==> flow/design.v <==
`timescale 1ns / 1ps
module syntropy_core #(
    parameter DATA_WIDTH = 16,
    parameter ADDR_WIDTH = 8,
    parameter THRESHOLD_DEFAULT = 16'hE666,   
    parameter LEARNING_RATE = 16'h0019,      
    parameter MAX_ITERATIONS = 8'd10
)(
    input wire clk,
    input wire rst_n,
    input wire [DATA_WIDTH-1:0] voltage_drift,     
    input wire [DATA_WIDTH-1:0] packet_loss,       
    input wire [DATA_WIDTH-1:0] temp_variance,     
    input wire [DATA_WIDTH-1:0] phase_jitter,      
    input wire [DATA_WIDTH-1:0] threshold,         
    input wire enable_learning,                    
    input wire mesh_broadcast_en,                  
    output reg stable,                             
    output reg [DATA_WIDTH-1:0] flux_value,        
    output reg [DATA_WIDTH-1:0] correction_vector,  
    output reg [DATA_WIDTH-1:0] optimized_params,  
    output reg learning_active,                    
    output reg mesh_broadcast_req,                 
    input wire [DATA_WIDTH-1:0] mesh_flux_in,      
    input wire [DATA_WIDTH-1:0] mesh_correction_in,  
    input wire mesh_valid_in,                      
    output reg [DATA_WIDTH-1:0] mesh_flux_out,     
    output reg [DATA_WIDTH-1:0] mesh_correction_out,  
    output reg mesh_valid_out,                     
    output reg [7:0] iteration_count,              
    output reg [3:0] state,                        
    output reg error_flag                          
);
    localparam IDLE = 4'd0;
    localparam EVALUATE = 4'd1;
    localparam LEARN = 4'd2;
    localparam CORRECT = 4'd3;
    localparam BROADCAST = 4'd4;
    localparam ERROR = 4'd5;
    reg [DATA_WIDTH-1:0] flux_reg;
    reg [DATA_WIDTH-1:0] threshold_reg;
    reg [DATA_WIDTH-1:0] metrics [0:3];   
    reg [DATA_WIDTH-1:0] gradients [0:3];  
    reg [DATA_WIDTH-1:0] params [0:3];    
    reg [7:0] iter_count;
    reg [3:0] current_state;
    reg learning_en;
    reg mesh_en;
    wire [DATA_WIDTH-1:0] flux_calc;
    wire signed [22:0] gradient_calc [0:3];
    wire signed [31:0] scaled_step [0:3];
    wire [DATA_WIDTH-1:0] param_update [0:3];
    wire signed [17:0] flux_error;
    localparam signed [31:0] LEARNING_RATE_S = LEARNING_RATE;
    wire overflow_flag;
    assign flux_calc = 16'h0100 - (voltage_drift + packet_loss + 
                                   (temp_variance >> 8) + phase_jitter);
    assign flux_error = $signed({2'b00, threshold_reg}) - $signed({2'b00, flux_reg});
    assign gradient_calc[0] = -2 * flux_error;  
    assign gradient_calc[1] = -2 * flux_error;  
    assign gradient_calc[2] = (-2 * flux_error) >>> 8;  
    assign gradient_calc[3] = -2 * flux_error;  
    assign scaled_step[0] = (LEARNING_RATE_S * gradient_calc[0]) >>> 8;
    assign scaled_step[1] = (LEARNING_RATE_S * gradient_calc[1]) >>> 8;
    assign scaled_step[2] = (LEARNING_RATE_S * gradient_calc[2]) >>> 8;
    assign scaled_step[3] = (LEARNING_RATE_S * gradient_calc[3]) >>> 8;
    assign param_update[0] = params[0] - scaled_step[0][DATA_WIDTH-1:0];
    assign param_update[1] = params[1] - scaled_step[1][DATA_WIDTH-1:0];
    assign param_update[2] = params[2] - scaled_step[2][DATA_WIDTH-1:0];
    assign param_update[3] = params[3] - scaled_step[3][DATA_WIDTH-1:0];
    assign overflow_flag = (flux_calc[15] == 1'b1) || 
                          (param_update[0][15] == 1'b1) ||
                          (param_update[1][15] == 1'b1) ||
                          (param_update[2][15] == 1'b1) ||
                          (param_update[3][15] == 1'b1);
    always @(posedge clk or negedge rst_n) begin
        if (!rst_n) begin
            stable <= 1'b0;
            flux_value <= 16'h0000;
            correction_vector <= 16'h0000;
            optimized_params <= 16'h0000;
            learning_active <= 1'b0;
            mesh_broadcast_req <= 1'b0;
            mesh_flux_out <= 16'h0000;
            mesh_correction_out <= 16'h0000;
            mesh_valid_out <= 1'b0;
            iteration_count <= 8'd0;
            state <= IDLE;
            error_flag <= 1'b0;
            params[0] <= 16'h0000;  
            params[1] <= 16'h0000;  
            params[2] <= 16'h0000;  
            params[3] <= 16'h0000;  
            threshold_reg <= THRESHOLD_DEFAULT;
            flux_reg <= 16'h0000;
            current_state <= IDLE;
            learning_en <= 1'b0;
            mesh_en <= 1'b0;
            iter_count <= 8'd0;
        end else begin
            threshold_reg <= threshold;
            learning_en <= enable_learning;
            mesh_en <= mesh_broadcast_en;
            metrics[0] <= voltage_drift;
            metrics[1] <= packet_loss;
            metrics[2] <= temp_variance;
            metrics[3] <= phase_jitter;
            case (current_state)
                IDLE: begin
                    stable <= 1'b0;
                    learning_active <= 1'b0;
                    mesh_broadcast_req <= 1'b0;
                    mesh_valid_out <= 1'b0;
                    error_flag <= 1'b0;
                    iter_count <= 8'd0;
                    if (overflow_flag) begin
                        current_state <= ERROR;
                    end else begin
                        current_state <= EVALUATE;
                    end
                end
                EVALUATE: begin
                    flux_reg <= flux_calc;
                    flux_value <= flux_calc;
                    if (flux_calc >= threshold_reg) begin
                        stable <= 1'b1;
                        correction_vector <= 16'h0000;
                        current_state <= IDLE;
                    end else begin
                        stable <= 1'b0;
                        correction_vector <= threshold_reg - flux_calc;
                        if (learning_en) begin
                            current_state <= LEARN;
                        end else begin
                            current_state <= CORRECT;
                        end
                    end
                end
                LEARN: begin
                    learning_active <= 1'b1;
                    if (iter_count < MAX_ITERATIONS) begin
                        gradients[0] <= gradient_calc[0];
                        gradients[1] <= gradient_calc[1];
                        gradients[2] <= gradient_calc[2];
                        gradients[3] <= gradient_calc[3];
                        params[0] <= param_update[0];
                        params[1] <= param_update[1];
                        params[2] <= param_update[2];
                        params[3] <= param_update[3];
                        iter_count <= iter_count + 1;
                        iteration_count <= iter_count + 1;
                        flux_reg <= 16'h0100 - (param_update[0] + param_update[1] + 
                                               (param_update[2] >> 8) + param_update[3]);
                    end else begin
                        learning_active <= 1'b0;
                        optimized_params <= params[0] + params[1] + params[2] + params[3];
                        current_state <= CORRECT;
                    end
                end
                CORRECT: begin
                    if (mesh_en && mesh_valid_in) begin
                        correction_vector <= mesh_correction_in;
                    end
                    current_state <= BROADCAST;
                end
                BROADCAST: begin
                    mesh_flux_out <= flux_reg;
                    mesh_correction_out <= correction_vector;
                    mesh_valid_out <= 1'b1;
                    mesh_broadcast_req <= 1'b1;
                    current_state <= IDLE;
                end
                ERROR: begin
                    error_flag <= 1'b1;
                    stable <= 1'b0;
                    learning_active <= 1'b0;
                    mesh_broadcast_req <= 1'b0;
                    mesh_valid_out <= 1'b0;
                end
                default: begin
                    current_state <= IDLE;
                end
            endcase
            state <= current_state;
        end
    end
    always @(posedge clk) begin
        if (mesh_valid_in && mesh_en) begin
        end
    end
endmodule
==> Step by step through the tools: syntropy_core <==
What the tools print for syntropy_core, step after step.
Lines are those of the file above, counted from 1.
Operators carry their Yosys type and port widths (W data, S select, Z words).
{ "inputs": {"design": "syntropy_core", "clock": "clk", "lib": "sky130hd", "lib_corner": "tt_025C_1v80"} }

==> Elaborated design <==
Yosys after proc, flatten, opt, wreduce and memory -nomap, before mapping. Print and check cells are not counted.
{ "bits": {"ff_bits": 206, "in_bits": 117, "out_inout_bits": 97, "wordCells": 92} }
{ "op_classes": {"n_addsub": 19, "mul": 2, "n_cmp": 2, "eq_ne": 8, "mux": 18, "bitwise": 2, "n_reduce_logical": 20} }
{ "op_table": {"columns": ["cell", "n"], "rows": [
  ["$mul A6 B23 Y24 const A", 1],
  ["$mul A6 B22 Y23 const A", 1],
  ["$add A16 B16 Y16", 7],
  ["$sub A16 B16 Y16", 5],
  ["$pmux W16 S2", 2],
  ["$mux W16", 3],
  ["$add A16 B8 Y16", 2],
  ["$sub A9 B16 Y16 const A", 2],
  ["$neg A17 Y30", 1],
  ["$pmux W4 S5", 1],
  ["$sub A16 B16 Y17", 1],
  ["$ge A16 B16 Y1", 1],
  ["$pmux W8 S2", 1],
  ["$reduce_bool A2 Y1", 7],
  ["$reduce_and A2 Y1", 6],
  ["$eq A4 B2 Y1 const B", 2],
  ["$eq A4 B3 Y1 const B", 2],
  ["$add A8 B1 Y8 const B", 1],
  ["$lt A8 B4 Y1 const B", 1],
  ["$mux W8", 1],
  ["$pmux W1 S2", 4],
  ["$ne A2 B2 Y1 const B", 3],
  ["$logic_or A1 B1 Y1", 4],
  ["$eq A4 B1 Y1 const B", 1],
  ["$logic_not A4 Y1", 1],
  ["$mux W4", 1],
  ["$mux W3", 1],
  ["$mux W1", 3]
]} }
Not listed: further kinds 4, cells in them 5.

==> Logic depth <==
Longest topological path by Yosys (ltp), each cell counted once; first at word level (registers and memories cut), then after technology mapping (sequential cells cut; the memories' decode and read muxes count).
{ "logic_depth": {"depth_word": 10, "abc_area": 1, "depth_mapped": 64, "ltp_nobuf": 64} }

==> After synthesis <==
Source: synth_stat.txt of the flow (Yosys; design flattened, memories mapped). It holds for the ABC_AREA given above (unset counts as 0); a run with the other value may have another netlist.
{ "types": {"columns": ["cell_type", "n", "area_total_um2"], "rows": [
  ["sky130_fd_sc_hd__dfrtp_1", 195, 4879.68],
  ["sky130_fd_sc_hd__ha_1", 262, 3.28E+03],
  ["sky130_fd_sc_hd__fa_1", 101, 2.02E+03],
  ["sky130_fd_sc_hd__nand2_1", 522, 1.96E+03],
  ["sky130_fd_sc_hd__inv_1", 417, 1.57E+03],
  ["sky130_fd_sc_hd__a21oi_1", 181, 905.869],
  ["sky130_fd_sc_hd__o21ai_0", 173, 865.83],
  ["sky130_fd_sc_hd__xor2_1", 95, 832.048],
  ["sky130_fd_sc_hd__nor2_1", 140, 525.504],
  ["sky130_fd_sc_hd__nand3_1", 94, 470.451],
  ["sky130_fd_sc_hd__xnor2_1", 45, 394.128],
  ["sky130_fd_sc_hd__dfstp_2", 9, 236.477],
  ["sky130_fd_sc_hd__o21bai_1", 19, 142.637],
  ["sky130_fd_sc_hd__nand4_1", 21, 131.376],
  ["sky130_fd_sc_hd__clkbuf_1", 33, 123.869],
  ["sky130_fd_sc_hd__mux2_2", 11, 123.869],
  ["sky130_fd_sc_hd__nor3_1", 19, 95.091],
  ["sky130_fd_sc_hd__a211oi_1", 12, 90.086]
]} }
Not listed: further types 36, cells in them 123.
{ "mapped": {"cell_count": 2472, "area_um2": 19567.5, "sequential_area_um2": 5116.2, "ff_cells": 204, "buf_cells": 40} }

==> Worst setup path after synthesis <==
OpenSTA on the mapped netlist: ideal clock, no wires. The path of least setup slack (recovery checks aside). Input and output delay are each 20% of the period. Register names are those of the netlist, which keeps one name where synthesis merged equal registers.
{ "synth_timing": {"kind": "register to register", "start": "reg threshold_reg[1]", "end": "reg flux_reg[14]", "period_ns": 13.0, "setup_ns": 0.117, "t_first_pin_ns": 0.000, "t_arrival_ns": 9.154, "required_time_ns": 12.883, "setup_slack_ns": 3.729, "path_delay_ns": 9.271, "driving_pins": 61, "n_path_buf": 1, "period_less_setup_slack_ns": 9.271} }
"path_delay_ns" = arrival - input delay + setup time.
"driving_pins" counts driving pins, that of a launching flip-flop among them; a cell with two outputs on the path counts twice.
"period_less_setup_slack_ns" = period - worst setup slack (recovery checks aside). The figure is calculated, with input and output delays left at 20% of the set period.
Between the ends stands the longest chain of elaborated cells between them, by number of cells; it is not shown to be the way that was timed. Of several equally long chains one is given.
Each line given opens the expression or statement behind the cell; cells for indexed reads and writes are added by Yosys, which also makes memories of some case tables.
At most two assigning lines are given for a register; there are more.
{ "synth_via": {"cell_sequence": "sky130_fd_sc_hd__dfstp_2 > sky130_fd_sc_hd__inv_1 > sky130_fd_sc_hd__fa_1 > sky130_fd_sc_hd__inv_1 > sky130_fd_sc_hd__nand2_1 > sky130_fd_sc_hd__nand2_2 > sky130_fd_sc_hd__nand2_2 > sky130_fd_sc_hd__nor2_4 > sky130_fd_sc_hd__nand3_2 > sky130_fd_sc_hd__nor2_1 > sky130_fd_sc_hd__nand2_1 > sky130_fd_sc_hd__nor3_1 > sky130_fd_sc_hd__nand3_1 > sky130_fd_sc_hd__nor2_1 > sky130_fd_sc_hd__xnor2_1 > sky130_fd_sc_hd__ha_1 > sky130_fd_sc_hd__inv_1 > sky130_fd_sc_hd__fa_1 > (+25 left out) > sky130_fd_sc_hd__ha_1 > sky130_fd_sc_hd__inv_1 > sky130_fd_sc_hd__fa_1 > sky130_fd_sc_hd__inv_1 > sky130_fd_sc_hd__a31oi_1 > sky130_fd_sc_hd__nor3_1 > sky130_fd_sc_hd__nor2_1 > sky130_fd_sc_hd__nor2_1 > sky130_fd_sc_hd__nor2_1 > sky130_fd_sc_hd__inv_1 > sky130_fd_sc_hd__a21oi_1 > sky130_fd_sc_hd__or2_2 > sky130_fd_sc_hd__nand2_1 > sky130_fd_sc_hd__a21oi_1 > sky130_fd_sc_hd__o21ai_0 > sky130_fd_sc_hd__o21ai_0 > sky130_fd_sc_hd__nand2_1 > sky130_fd_sc_hd__nand2_1", "elab_chain_cells": 10, "cells_between": 14, "classes_between": "add/sub (10); mul (2); mux (2)"} }
{ "synth_rtl": {"columns": ["element", "line", "rtl"], "rows": [
  ["start, declared", 41, "reg [DATA_WIDTH-1:0] threshold_reg;"],
  ["start, assigned", 94, "threshold_reg <= THRESHOLD_DEFAULT;"],
  ["start, assigned", 101, "threshold_reg <= threshold;"],
  ["$sub A16 B16 Y17", 58, "assign flux_error = $signed({2'b00, threshold_reg}) - $signed({2'b00, flux_reg});"],
  ["$neg A17 Y30", 59, "assign gradient_calc[0] = -2 * flux_error;"],
  ["$mul A6 B22 Y23", 63, "assign scaled_step[0] = (LEARNING_RATE_S * gradient_calc[0]) >>> 8;"],
  ["$sub A16 B16 Y16", 67, "assign param_update[0] = params[0] - scaled_step[0][DATA_WIDTH-1:0];"],
  ["$add A16 B16 Y16", 152, "flux_reg <= 16'h0100 - (param_update[0] + param_update[1] +"],
  ["$add A16 B8 Y16", 152, null],
  ["$add A16 B16 Y16", 152, null],
  ["$sub A9 B16 Y16", 152, null],
  ["$mux W16", 141, "if (iter_count < MAX_ITERATIONS) begin"],
  ["$pmux W16 S2", 108, "case (current_state)"],
  ["end, assigned", 123, "flux_reg <= flux_calc;"],
  ["end, assigned", 152, null],
  ["end, declared", 40, "reg [DATA_WIDTH-1:0] flux_reg;"]
]} }

==> Worst path after layout <==
From the final timing report of run A: the path of least setup slack in the routed layout; clock arrival at registers is part of the times.
{ "layout_timing": {"kind": "register to register", "start": "reg threshold_reg[1]", "end": "reg flux_reg[15]", "period_ns": 19.6, "setup_ns": 0.11, "t_first_pin_ns": 0.58, "t_arrival_ns": 12.01, "required_time_ns": 20.06, "setup_slack_ns": 8.06, "driving_pins": 59, "n_path_buf": 0} }
Between the ends stands the longest chain of elaborated cells between them, by number of cells; it is not shown to be the way that was timed. Of several equally long chains one is given.
At most two assigning lines are given for a register; there are more.
{ "layout_via": {"cell_sequence": "sky130_fd_sc_hd__dfstp_2 > sky130_fd_sc_hd__inv_1 > sky130_fd_sc_hd__fa_1 > sky130_fd_sc_hd__inv_1 > sky130_fd_sc_hd__nand3_1 > sky130_fd_sc_hd__nand2_1 > sky130_fd_sc_hd__nand2_1 > sky130_fd_sc_hd__nand2_2 > sky130_fd_sc_hd__nand3_1 > sky130_fd_sc_hd__nand3_1 > sky130_fd_sc_hd__nand2_1 > sky130_fd_sc_hd__inv_1 > sky130_fd_sc_hd__nand4_1 > sky130_fd_sc_hd__nor2_8 > sky130_fd_sc_hd__nor2_4 > sky130_fd_sc_hd__nor2_1 > sky130_fd_sc_hd__inv_1 > sky130_fd_sc_hd__ha_1 > (+23 left out) > sky130_fd_sc_hd__ha_1 > sky130_fd_sc_hd__nand2_1 > sky130_fd_sc_hd__nor2_1 > sky130_fd_sc_hd__a211oi_1 > sky130_fd_sc_hd__nor2_1 > sky130_fd_sc_hd__nor2_1 > sky130_fd_sc_hd__nor2_1 > sky130_fd_sc_hd__nor2_1 > sky130_fd_sc_hd__inv_1 > sky130_fd_sc_hd__nand3_1 > sky130_fd_sc_hd__nand2_1 > sky130_fd_sc_hd__xor2_1 > sky130_fd_sc_hd__nand3_1 > sky130_fd_sc_hd__nand2_1 > sky130_fd_sc_hd__nand3b_1 > sky130_fd_sc_hd__nand3_1 > sky130_fd_sc_hd__nand2_1 > sky130_fd_sc_hd__nand2_1", "elab_chain_cells": 10, "cells_between": 14, "classes_between": "add/sub (10); mul (2); mux (2)"} }
{ "layout_rtl": {"columns": ["element", "line", "rtl"], "rows": [
  ["start, declared", 41, "reg [DATA_WIDTH-1:0] threshold_reg;"],
  ["start, assigned", 94, "threshold_reg <= THRESHOLD_DEFAULT;"],
  ["start, assigned", 101, "threshold_reg <= threshold;"],
  ["$sub A16 B16 Y17", 58, "assign flux_error = $signed({2'b00, threshold_reg}) - $signed({2'b00, flux_reg});"],
  ["$neg A17 Y30", 59, "assign gradient_calc[0] = -2 * flux_error;"],
  ["$mul A6 B22 Y23", 63, "assign scaled_step[0] = (LEARNING_RATE_S * gradient_calc[0]) >>> 8;"],
  ["$sub A16 B16 Y16", 67, "assign param_update[0] = params[0] - scaled_step[0][DATA_WIDTH-1:0];"],
  ["$add A16 B16 Y16", 152, "flux_reg <= 16'h0100 - (param_update[0] + param_update[1] +"],
  ["$add A16 B8 Y16", 152, null],
  ["$add A16 B16 Y16", 152, null],
  ["$sub A9 B16 Y16", 152, null],
  ["$mux W16", 141, "if (iter_count < MAX_ITERATIONS) begin"],
  ["$pmux W16 S2", 108, "case (current_state)"],
  ["end, assigned", 123, "flux_reg <= flux_calc;"],
  ["end, assigned", 152, null],
  ["end, declared", 40, "reg [DATA_WIDTH-1:0] flux_reg;"]
]} }

Wiki page: syntropy_core / flow data

Top module syntropy_core; platform sky130hd; tools Yosys and OpenROAD; 6 stored runs in no particular order. Input and output delays are each 20% of the period that was set; the output load is 0.01 pF.
By "achieved clock period (ns)" is meant the clock period of the run minus its worst setup slack. This is arithmetic on one report: input and output delays are still those of the set period (20% each).
"worst setup path time (ns)" is the time allowed to the run's worst setup path (the clock period less input and output delay, where it has them) less its slack. Clock arrival times count: a late capture clock shortens it, a late launch clock lengthens it.

settings of run A
{
  "ABC_AREA": 1,
  "CAP_MARGIN": 20,
  "CELL_PAD_IN_SITES_GLOBAL_PLACEMENT": 2,
  "CORE_UTILIZATION": 21,
  "CTS_CLUSTER_DIAMETER": 109,
  "GPL_TIMING_DRIVEN": 0,
  "MAX_ROUTING_LAYER": "met4",
  "PLACE_DENSITY_LB_ADDON": 0.04,
  "SETUP_SLACK_MARGIN": 1.62,
  "SLEW_MARGIN": 10,
  "TNS_END_PERCENT": 5,
  "period_ns": 19.6,
  "CORE_MARGIN": 2
}
report of run A
yosys chip area after synthesis (um^2): 19567.5
finish__design__die__area: 95635.6
finish__design__instance__area__stdcell: 24030.5
finish__design__instance__utilization: 0.2614
finish__timing__setup__ws: 8.058
finish__timing__setup__tns: 0.000
finish__timing__hold__ws: 0.470
achieved clock period (ns): 11.542
worst setup path time (ns): 11.54
worst setup path kind: register to register

settings of run B
{
  "ABC_AREA": 1,
  "CELL_PAD_IN_SITES_GLOBAL_PLACEMENT": 0,
  "CORE_ASPECT_RATIO": 0.61,
  "CORE_MARGIN": 5,
  "CORE_UTILIZATION": 33,
  "GPL_TIMING_DRIVEN": 1,
  "PLACE_DENSITY_LB_ADDON": 0.07,
  "SLEW_MARGIN": 30,
  "period_ns": 7.47,
  "CAP_MARGIN": 20
}
report of run B
yosys chip area after synthesis (um^2): 19567.5
finish__design__die__area: 64415.5
finish__design__instance__area__stdcell: 29031.6
finish__design__instance__utilization: 0.4967
finish__timing__setup__ws: -2.078
finish__timing__setup__tns: -23.618
finish__timing__hold__ws: 0.456
achieved clock period (ns): 9.548
worst setup path time (ns): 9.55
worst setup path kind: register to register

settings of run C
{
  "CAP_MARGIN": 40,
  "CELL_PAD_IN_SITES_DETAIL_PLACEMENT": 1,
  "CORE_UTILIZATION": 40,
  "HOLD_SLACK_MARGIN": -0.02,
  "period_ns": 13.0,
  "CORE_MARGIN": 2,
  "SLEW_MARGIN": 20
}
report of run C
yosys chip area after synthesis (um^2): 19094.6
finish__design__die__area: 49499.6
finish__design__instance__area__stdcell: 22571.6
finish__design__instance__utilization: 0.4757
finish__timing__setup__ws: 0.741
finish__timing__setup__tns: 0.000
finish__timing__hold__ws: 0.473
achieved clock period (ns): 12.259
worst setup path time (ns): 12.26
worst setup path kind: register to register

settings of run D
{
  "CAP_MARGIN": 30,
  "CELL_PAD_IN_SITES_DETAIL_PLACEMENT": 1,
  "CELL_PAD_IN_SITES_GLOBAL_PLACEMENT": 1,
  "CORE_MARGIN": 6,
  "CORE_UTILIZATION": 36,
  "CTS_CLUSTER_DIAMETER": 317,
  "CTS_CLUSTER_SIZE": 62,
  "GPL_ROUTABILITY_DRIVEN": 1,
  "MAX_ROUTING_LAYER": "met5",
  "MIN_ROUTING_LAYER": "met2",
  "SETUP_SLACK_MARGIN": -0.94,
  "TNS_END_PERCENT": 5,
  "period_ns": 13.0,
  "SLEW_MARGIN": 20
}
report of run D
yosys chip area after synthesis (um^2): 19094.6
finish__design__die__area: 58711.7
finish__design__instance__area__stdcell: 22167.5
finish__design__instance__utilization: 0.4278
finish__timing__setup__ws: 0.015
finish__timing__setup__tns: 0.000
finish__timing__hold__ws: 0.508
achieved clock period (ns): 12.985
worst setup path time (ns): 12.99
worst setup path kind: register to register

settings of run E
{
  "CORE_UTILIZATION": 40,
  "period_ns": 13.0,
  "CAP_MARGIN": 20,
  "CORE_MARGIN": 2,
  "SLEW_MARGIN": 20
}
report of run E
yosys chip area after synthesis (um^2): 19094.6
finish__design__die__area: 49499.6
finish__design__instance__area__stdcell: 22559.1
finish__design__instance__utilization: 0.4755
finish__timing__setup__ws: 0.859
finish__timing__setup__tns: 0.000
finish__timing__hold__ws: 0.473
achieved clock period (ns): 12.141
worst setup path time (ns): 12.14
worst setup path kind: register to register

settings of run F
{
  "CELL_PAD_IN_SITES_DETAIL_PLACEMENT": 1,
  "CORE_UTILIZATION": 56,
  "CTS_CLUSTER_SIZE": 62,
  "SETUP_SLACK_MARGIN": -0.94,
  "TNS_END_PERCENT": 5,
  "period_ns": 13.0,
  "CAP_MARGIN": 20,
  "CORE_MARGIN": 2,
  "SLEW_MARGIN": 20
}
report of run F
yosys chip area after synthesis (um^2): 19094.6
finish__design__die__area: 35590.7
finish__design__instance__area__stdcell: 22238.8
finish__design__instance__utilization: 0.6632
finish__timing__setup__ws: -0.005
finish__timing__setup__tns: -0.005
finish__timing__hold__ws: 0.477
achieved clock period (ns): 13.005
worst setup path time (ns): 13.00
worst setup path kind: register to register
